==> flow/design.v <==
`timescale 1ns / 1ns
    localparam int PREGS   = 128;
    localparam int PREG_W  = $clog2(PREGS);    
    localparam int ROB_DEPTH = 16;
    localparam int ROB_PTR_W = $clog2(ROB_DEPTH);
    typedef enum logic [3:0] {
        NA,
        ADD,
        SUB,
        ANDD,
        ORR,
        RSHIFT,
        SLTIU,
        LUI
    } ALUCTRL;
    typedef enum logic [3:0] {
        NOFUNC,
        ALU,
        MEM,
        BRANCH
    } FUNCU;
    typedef enum logic {
        BHW,
        WORD
    } MEMDATATYPE;
    typedef enum logic {
        STORE,
        LOAD
    } LOADSTORE;
    typedef struct packed {
        logic [31:0] instr;
        logic [31:0] pc;
    } fetch_t;
    typedef struct packed {
        logic [31:0] instr;
        logic [31:0] pc;         
        logic [6:0]  opcode;
        logic [4:0]  rs1;        
        logic        rs1Used;
        logic [4:0]  rs2;
        logic        rs2Used;
        logic [4:0]  rd;
        logic        rdUsed;
        logic [31:0] imm;
        logic        immUsed;
        logic        spec;
        logic        lsType;     
        logic        loadStore;  
        logic        branch;
        logic        jump;
        logic        speculative;
        logic [3:0]  aluop;
        logic [3:0]  funcU;
    } decode_t;
    typedef struct packed {
        logic [PREG_W-1:0] rs1;
        logic [PREG_W-1:0] rs2;
        logic [PREG_W-1:0] rd;
        logic [PREG_W-1:0] old_rd;
        logic [4:0] arch_rd;
        logic [31:0] pc;
        logic [6:0]  opcode;
        logic [31:0] imm;
        logic        imm_used;
        logic        rd_used;
        logic [3:0]  aluop;
        logic [3:0]  funcU;
        logic [1:0]  load_store_type;    
        logic        speculative;
        logic        jump;
        logic        branch;
    } rename_t;
    typedef struct packed {
        logic        valid;
        logic        ready;
        logic [PREG_W-1:0] rs1;
        logic [PREG_W-1:0] rs2;
        logic [PREG_W-1:0] rd;
        logic [PREG_W-1:0] old_rd;
        logic [ROB_PTR_W-1:0] ROB_tag;
        logic [ROB_PTR_W-1:0] ROB_tag_clone;  
        logic [31:0] pc;
        logic [6:0]  opcode;
        logic [31:0] imm;
        logic        imm_used;
        logic        rd_used;
        logic [3:0]  aluop;
        logic [3:0]  funcU;
        logic [1:0]  load_store_type;
        logic        speculative;
        logic        jump;
        logic        branch;
        logic [31:0] rs1_val;
        logic [31:0] rs2_val;
        logic        rs1_rdy;
        logic        rs2_rdy;
        logic [6:0]  rs1_tag;    
        logic [6:0]  rs2_tag;
    } rs_entry_t;
    typedef rs_entry_t dispatch_t;
    typedef struct packed {
        logic        valid;
        logic        completed;
        logic        has_dest;
        logic [4:0]        arch_rd;
        logic [PREG_W-1:0] dest_preg;
        logic [PREG_W-1:0] old_preg;
        logic        is_branch;
        logic [31:0] pc;
    } rob_entry_t;
    typedef struct packed {
        logic [PREG_W-1:0] rd_addr;
        logic [31:0] rs1_val;
        logic rs1_used;
        logic [31:0] rs2_val;
        logic rs2_used;
        logic [31:0] imm_val;
        logic imm_used;
        logic [3:0] aluop;
        logic [ROB_PTR_W-1:0] ROB_tag;
    } alu_entry_t;
    typedef struct packed {
        logic [PREG_W-1:0] rd_addr;
        logic [31:0] rd_val;
        logic completed;
        logic [ROB_PTR_W-1:0] ROB_tag;
    } alu_out_t;
    typedef struct packed {
        logic [PREG_W-1:0] rd_addr;
        logic [31:0] rs1_val;
        logic rs1_used;
        logic [31:0] rs2_val;
        logic rs2_used;
        logic [31:0] imm_val;
        logic imm_used;
        logic jump;
        logic branch;
        logic [31:0] pc;
        logic took_branch;
        logic [ROB_PTR_W-1:0] ROB_tag;
    } branch_entry_t;
    typedef struct packed {
        logic [PREG_W-1:0] rd_addr;
        logic [31:0] rd_val;
        logic [31:0] dest_addr;
        logic branch_taken;  
        logic completed;
        logic mispredict;
        logic [ROB_PTR_W-1:0] ROB_tag;
    } branch_out_t;
    typedef struct packed {
        logic [PREG_W-1:0] rd_addr;
        logic [31:0] rs1_val;
        logic rs1_used;
        logic [31:0] rs2_val;
        logic rs2_used;
        logic [31:0] imm_val;
        logic imm_used;
        logic lsType;  
        logic loadStore;  
        logic [31:0] pc;
        logic [ROB_PTR_W-1:0] ROB_tag;
    } lsu_entry_t;
    typedef struct packed {
        logic [PREG_W-1:0] rd_addr; 
        logic [31:0] rd_val;
        logic completed;
        logic [ROB_PTR_W-1:0] ROB_tag;
    } lsu_out_t;
    typedef struct packed {
        logic [PREG_W-1:0] rd_addr;      
        logic [31:0]       rd_val;       
        logic              completed;    
        logic              mispredict;   
        logic [ROB_PTR_W-1:0] ROB_tag;  
        logic              branch_taken;  
        logic [31:0]       dest_addr;     
        logic [1:0]        src_fu;        
    } wb_packet_t;
    localparam int RS_ENTRY_W     = 204;    
    localparam int FETCH_T_W      = 64;
    localparam int DECODE_T_W     = 136;
    localparam int RENAME_T_W     = 119;
    localparam int ALU_OUT_T_W    = 44;
    localparam int BRANCH_OUT_T_W = 78;
    localparam int LSU_OUT_T_W    = 44;
`timescale 1ns / 1ns
module prioritydecoder 
#(
    parameter WIDTH = 4
)(
    input logic [WIDTH-1:0] in,
    output logic [$clog2(WIDTH)-1:0] out,
    output logic valid
);
    always_comb begin
        valid = 1'b0;
        out   = '0;
        for (int i = WIDTH-1; i >= 0; i--) begin
            if (in[i] && !valid) begin
                valid = 1'b1;
                out   = i[$clog2(WIDTH)-1:0];  
            end
        end
    end
endmodule
`timescale 1ns / 1ns
 `timescale 1ns / 1ns
module reservation_station #(
    parameter int  RS_DEPTH   = 8
)(
    input  logic      clk_i,
    input  logic      rst_i,
    input  logic      recover_i,
    input  logic      disp_valid_i,
    output logic      disp_ready_o,
    input  logic [RS_ENTRY_W-1:0] disp_entry_i,    
    output logic      issue_valid_o,
    input  logic      issue_ready_i,
    output logic [RS_ENTRY_W-1:0] issue_entry_o,   
    input  logic       cdb_valid_i,
    input  logic [6:0] cdb_tag_i
);
    logic [RS_ENTRY_W-1:0] entries [RS_DEPTH];      
    rs_entry_t rd_tmp;                  
    rs_entry_t nx_tmp;                  
    logic [RS_ENTRY_W-1:0] entries_n [RS_DEPTH];
    logic [RS_DEPTH-1:0] valid_vec;
    logic [RS_DEPTH-1:0] ready_vec;
    always_comb begin
        for (int i = 0; i < RS_DEPTH; i++) begin
            rd_tmp       = entries[i];
            valid_vec[i] = rd_tmp.valid;
            ready_vec[i] = rd_tmp.rs1_rdy & rd_tmp.rs2_rdy;  
        end
    end
    logic [RS_DEPTH-1:0] free_mask; 
    assign free_mask = ~valid_vec;
    logic [$clog2(RS_DEPTH)-1:0] free_idx;
    logic have_free;
    prioritydecoder #(.WIDTH(RS_DEPTH)) u_dec_free (
        .in   (free_mask),
        .out  (free_idx),
        .valid(have_free)
    );
    assign disp_ready_o = have_free && !recover_i;
    wire do_insert = disp_valid_i && disp_ready_o;
    logic [RS_DEPTH-1:0] issue_mask;
    assign issue_mask = valid_vec & ready_vec;
    logic [$clog2(RS_DEPTH)-1:0] issue_idx;
    logic have_issue;
    prioritydecoder #(.WIDTH(RS_DEPTH)) u_dec_issue (
        .in   (issue_mask),
        .out  (issue_idx),
        .valid(have_issue)
    );
    logic                          hold_valid;      
    rs_entry_t                      hold_entry;      
    logic [$clog2(RS_DEPTH)-1:0]    hold_idx;        
    wire cand_valid = have_issue && !recover_i;      
    wire do_issue   = issue_valid_o && issue_ready_i;  
    always_ff @(posedge clk_i or posedge rst_i) begin
        if (rst_i) begin
            hold_valid <= 1'b0;                     
            hold_entry <= '0;                       
            hold_idx   <= '0;                       
        end else if (recover_i) begin
            hold_valid <= 1'b0;
            hold_entry <= '0;
            hold_idx   <= '0;
        end else begin
            if (!hold_valid && cand_valid) begin    
                hold_valid <= 1'b1;                 
                hold_entry <= entries[issue_idx];   
                hold_idx   <= issue_idx;            
            end
            if (hold_valid && issue_ready_i) begin  
                hold_valid <= 1'b0;                 
            end
        end
    end
    assign issue_valid_o = hold_valid && !recover_i;       
    assign issue_entry_o = hold_valid ? hold_entry : '0;   
    always_comb begin
        for (int i = 0; i < RS_DEPTH; i++) begin
            nx_tmp = entries[i];
            if (cdb_valid_i && nx_tmp.valid) begin
                if (!nx_tmp.rs1_rdy && (nx_tmp.rs1_tag == cdb_tag_i))
                    nx_tmp.rs1_rdy = 1'b1;
                if (!nx_tmp.rs2_rdy && (nx_tmp.rs2_tag == cdb_tag_i))
                    nx_tmp.rs2_rdy = 1'b1;
            end
            if (do_insert && (free_idx == i)) begin
                nx_tmp       = disp_entry_i;
                nx_tmp.valid = 1'b1;
            end
            if (do_issue && !(do_insert && (hold_idx == free_idx)) && (hold_idx == i)) begin
                nx_tmp.valid   = 1'b0;
                nx_tmp.rs1_rdy = 1'b0;
                nx_tmp.rs2_rdy = 1'b0;
            end
            entries_n[i] = nx_tmp;
        end
    end
    always_ff @(posedge clk_i or posedge rst_i) begin
        if (rst_i) begin
            for (int i = 0; i < RS_DEPTH; i++) begin
                entries[i] <= '0;
            end
        end else if (recover_i) begin
            for (int i = 0; i < RS_DEPTH; i++) begin
                entries[i] <= '0;
            end
        end else begin
            for (int i = 0; i < RS_DEPTH; i++) begin
                entries[i] <= entries_n[i];
            end
        end
    end
endmodule
# --- Step by step through the tools: reservation_station ---
# Tool output for the design above, in the order of the flow.
# Line numbers count from 1 in the design file above.
# Cell names lack the library's common part.
design:
  top_module: "reservation_station"
  clock: "clk_i"
  library: "sky130hd"
  lib_corner: "tt_025C_1v80"

# --- Word-level counts ---
# Yosys after proc, flatten, opt, wreduce and memory -nomap, before mapping. Print and check cells are not counted. Equal cells are merged and count once.
bits:
  latch_bits: 0
  clocked_rd_ports_x_width: 0
  memories: 0
  mem_bits_rw: 0
  output_inout_bits: 206
  input_bits: 217
  rom_bits: 0
  regBits: 1840
op_classes:
  equal: 38
  reduce_logical: 157
  n_mux: 121
  shift: 0
  n_addsub: 0
  div_mod_pow: 0
  n_logic: 10
  compare: 0
  multipliers: 0
op_table:
  columns: ["op", "count"]
  rows:
  - ["2-to-1 mux 204 bit", 11]
  - ["parallel mux 204 bit (select 8 bit)", 1]
  - ["2-to-1 mux 203 bit", 8]
  - ["equality test 7 bit", 16]
  - ["nonzero test 4 bit", 24]
  - ["2-to-1 mux 1 bit", 83]
  - ["logical AND 1 bit", 63]
  - ["2-to-1 mux 3 bit", 18]
  - ["equality test 3 bit with constant B", 12]
  - ["zero test 1 bit", 33]
  - ["AND reduction 2 bit", 16]
  - ["nonzero test 3 bit", 9]
  - ["nonzero test 2 bit", 9]
  - ["equality test 3 x 2 -> 1 bit with constant B", 6]
  - ["equality test 3 x 1 -> 1 bit with constant B", 3]
  - ["zero test 3 bit", 3]
  - ["bitwise AND 1 bit", 8]
  - ["bitwise AND 8 bit", 1]
  - ["inverter 8 bit", 1]
  - ["equality test 3 bit", 1]

# --- Longest topological paths ---
# Longest topological path by Yosys (ltp), each cell counted once; first at word level (registers and memories cut), then after technology mapping (sequential cells cut; the memories' decode and read muxes count).
depth:
  ltp_word: 31
  ABC_AREA: 0
  depth_mapped: 10
  mapped_depth_nobuf: 5

# --- After synthesis ---
# The flow's flattened synthesis, as Yosys stat reports it; memories are mapped. The netlist is that of the ABC_AREA named above (0 if unset); the other value can give another one.
mapped:
  cell_count: 9901
  synth_area_um2: 85321.8
  ffs: 1840
types:
  columns: ["type", "count"]
  rows:
  - ["dfrtp_1", 1840]
  - ["nand2_1", 3434]
  - ["a21oi_1", 1810]
  - ["o221ai_1", 402]
  - ["clkbuf_1", 788]
  - ["a221o_1", 201]
  - ["a21o_1", 201]
  - ["a31oi_1", 211]
  - ["and2_1", 207]
  - ["buf_2", 241]
  - ["o21ai_0", 205]
  - ["xor2_1", 80]
  - ["buf_4", 46]
  - ["xnor2_1", 34]
  - ["nor4_1", 34]
  - ["nor2_1", 34]
  - ["buf_1", 27]
  - ["nand3_1", 19]
# Not listed: further types 28, cells in them 87.
# The figures by module come from a second, unflattened synthesis with its own total; it is not the netlist above.
unflattened:
  cells_unflattened: 10291
  area_unflattened_um2: 87931.8
# Rows give one instance, submodules left out.
by_module:
  columns: ["module", "n_cells", "mod_seq_area_um2", "area_um2", "instances"]
  rows:
  - ["reservation_station", 10269, 46044.2, 87799.2, 1]
  - ["prioritydecoder #(WIDTH=8)", 11, 0.0, 66.3, 2]

# --- Path before layout ---
# OpenSTA on the mapped netlist: ideal clock, no wires. The path of least setup slack (recovery checks aside). Input and output delay are each 20% of the period. Register names are those of the netlist, which keeps one name where synthesis merged equal registers.
synth_path:
  kind: "input port to output port"
  startpoint: "input port recover_i"
  endpoint: "output port disp_ready_o"
  delay_ps: 933
  stages: 4
  arrival_time_ps: 2933
  period_ps: 10000
  t_required_ps: 8000
  in_delay_ps: 2000
  setup_slack_ps: 5067
  period_less_setup_slack_ps: 4933
# "delay_ps" is the arrival time less input delay plus setup time.
# At an output port there is no setup time.
# "stages" counts driving pins, that of a launching flip-flop among them; a cell with two outputs on the path counts twice.
# "period_less_setup_slack_ps" = period - worst setup slack (recovery checks aside). The figure is calculated, with input and output delays left at 20% of the set period.
# Between the ends stands the longest chain of elaborated cells between them, by number of cells; it is not shown to be the way that was timed. Of several equally long chains one is given.
# Each line given opens the expression or statement behind the cell; cells for indexed reads and writes are added by Yosys, which also makes memories of some case tables.
synth_between:
  cell_sequence: "clkbuf_1 -> clkbuf_1 -> clkbuf_1 -> nor2_1"
  elab_chain_len: 2
  cone_cells: 2
  cone_classes: "2 x reduce/logical"
synth_rtl:
  columns: ["element", "line_no", "rtl"]
  rows:
  - ["from (decl)", 214, "input  logic      recover_i,"]
  - ["zero test 1 bit", 246, "assign disp_ready_o = have_free && !recover_i;"]
  - ["logical AND 1 bit", 246, null]
  - ["to (decl)", 216, "output logic      disp_ready_o,"]

# --- Worst path after layout ---
# Path of least setup slack in the final report of run 1 (OpenROAD, finished layout, wires in). Where an end is a register, its clock arrival counts in the times.
# The report prints the path's times to 10 ps; the period is as set.
layout_path:
  kind: "flip-flop to output port"
  startpoint: "register hold_valid"
  endpoint: "output port issue_entry_o[93]"
  stages: 8
  period_ps: 4020
  arrival_time_ps: 2460
  t_required_ps: 3220
  setup_slack_ps: 760
# Between the ends stands the longest chain of elaborated cells between them, by number of cells; it is not shown to be the way that was timed. Of several equally long chains one is given.
# At most two assigning lines are given for a register; there are more.
layout_between:
  cell_sequence: "dfrtp_2 -> clkbuf_16 -> clkbuf_16 -> buf_12 -> buf_12 -> clkbuf_8 -> and2_4 -> buf_6"
  elab_chain_len: 1
  cone_cells: 1
  cone_classes: "1 x mux"
layout_rtl:
  columns: ["element", "line_no", "rtl"]
  rows:
  - ["from (decl)", 257, "logic                          hold_valid;"]
  - ["from (assign)", 264, "hold_valid <= 1'b0;"]
  - ["from (assign)", 268, "hold_valid <= 1'b0;"]
  - ["2-to-1 mux 204 bit", 283, "assign issue_entry_o = hold_valid ? hold_entry : '0;"]
  - ["to (decl)", 220, "output logic [RS_ENTRY_W-1:0] issue_entry_o,"]

# Measured data: module reservation_station, platform sky130hd, 4 stored runs of the flow under differing settings, order arbitrary. Input and output delays are each 20% of the period that was set; the output load is 0.01 pF.
# By "period_reached_ps" is meant the clock period of the run minus its worst setup slack. This is arithmetic on one report: input and output delays are still those of the set period (20% each).
# "worst_path_time_ps" means the part of the period allowed to the worst setup path (the constraints hold back 20% at inputs and 20% at outputs) less its slack; where the path has registers, the arrival times of their clocks count too.
# "power.total_w": no workload was simulated; the value follows from the tool's default switching activity.
# "worst_path_time_ps" is known to 10 ps.
runs:
  - name: "run 1"
    settings:
      CELL_PAD_IN_SITES_DETAIL_PLACEMENT: 0
      CELL_PAD_IN_SITES_GLOBAL_PLACEMENT: 1
      CTS_CLUSTER_DIAMETER: 167
      GPL_TIMING_DRIVEN: 0
      HOLD_SLACK_MARGIN: 0.09
      SETUP_SLACK_MARGIN: 0.88
      period_ns: 4.02
      CAP_MARGIN: 20
      CORE_MARGIN: 2
      CORE_UTILIZATION: 40
      SLEW_MARGIN: 20
    results:
      period_reached_ps: 3264
      power.total_w: 0.040697
      finalUtil_pct: 48.1
      final_setup_ws_ps: 756
      synthesis_area_um2: 85321.8
      total_negative_slack_ps: 0
      worst_path_time_ps: 2460
      worst_path_kind: "flip-flop to output port"
      die_area_um2: 217016.0
      hold_worst_slack_ps: 247
      cell_area_final_um2: 102078.0
  - name: "run 2"
    settings:
      ABC_AREA: 0
      CELL_PAD_IN_SITES_DETAIL_PLACEMENT: 1
      CELL_PAD_IN_SITES_GLOBAL_PLACEMENT: 1
      CORE_MARGIN: 3
      CORE_UTILIZATION: 28
      CTS_CLUSTER_DIAMETER: 381
      GPL_ROUTABILITY_DRIVEN: 0
      GPL_TIMING_DRIVEN: 0
      HOLD_SLACK_MARGIN: 0.09
      MAX_ROUTING_LAYER: "met4"
      SLEW_MARGIN: 35
      TNS_END_PERCENT: 50
      period_ns: 5.79
      CAP_MARGIN: 20
    results:
      finalUtil_pct: 33.9
      period_reached_ps: 5424
      final_setup_ws_ps: 366
      synthesis_area_um2: 85321.8
      total_negative_slack_ps: 0
      power.total_w: 0.028469
      die_area_um2: 311381.0
      worst_path_time_ps: 3110
      worst_path_kind: "input port to output port"
      hold_worst_slack_ps: 502
      cell_area_final_um2: 102775.0
  - name: "run 3"
    settings:
      CELL_PAD_IN_SITES_GLOBAL_PLACEMENT: 0
      CORE_ASPECT_RATIO: 1.55
      CORE_MARGIN: 3
      CORE_UTILIZATION: 55
      PLACE_DENSITY_LB_ADDON: 0.26
      SETUP_SLACK_MARGIN: 2.1
      SLEW_MARGIN: 30
      TNS_END_PERCENT: 70
      period_ns: 9.59
      CAP_MARGIN: 20
    results:
      synthesis_area_um2: 85321.8
      final_setup_ws_ps: 3414
      total_negative_slack_ps: 0
      power.total_w: 0.015845
      finalUtil_pct: 62.0
      hold_worst_slack_ps: 492
      worst_path_time_ps: 4260
      worst_path_kind: "flip-flop to output port"
      period_reached_ps: 6176
      cell_area_final_um2: 95359.0
      die_area_um2: 160007.0
  - name: "run 4"
    settings:
      CORE_MARGIN: 4
      CORE_UTILIZATION: 35
      PLACE_DENSITY: 0.55
      SETUP_SLACK_MARGIN: 1.07
      period_ns: 5.9
      CAP_MARGIN: 20
      SLEW_MARGIN: 20
    results:
      die_area_um2: 251738.0
      synthesis_area_um2: 85321.8
      total_negative_slack_ps: 0
      worst_path_time_ps: 3420
      worst_path_kind: "flip-flop to output port"
      period_reached_ps: 4602
      cell_area_final_um2: 98160.4
      finalUtil_pct: 40.6
      final_setup_ws_ps: 1298
      power.total_w: 0.027078
      hold_worst_slack_ps: 491
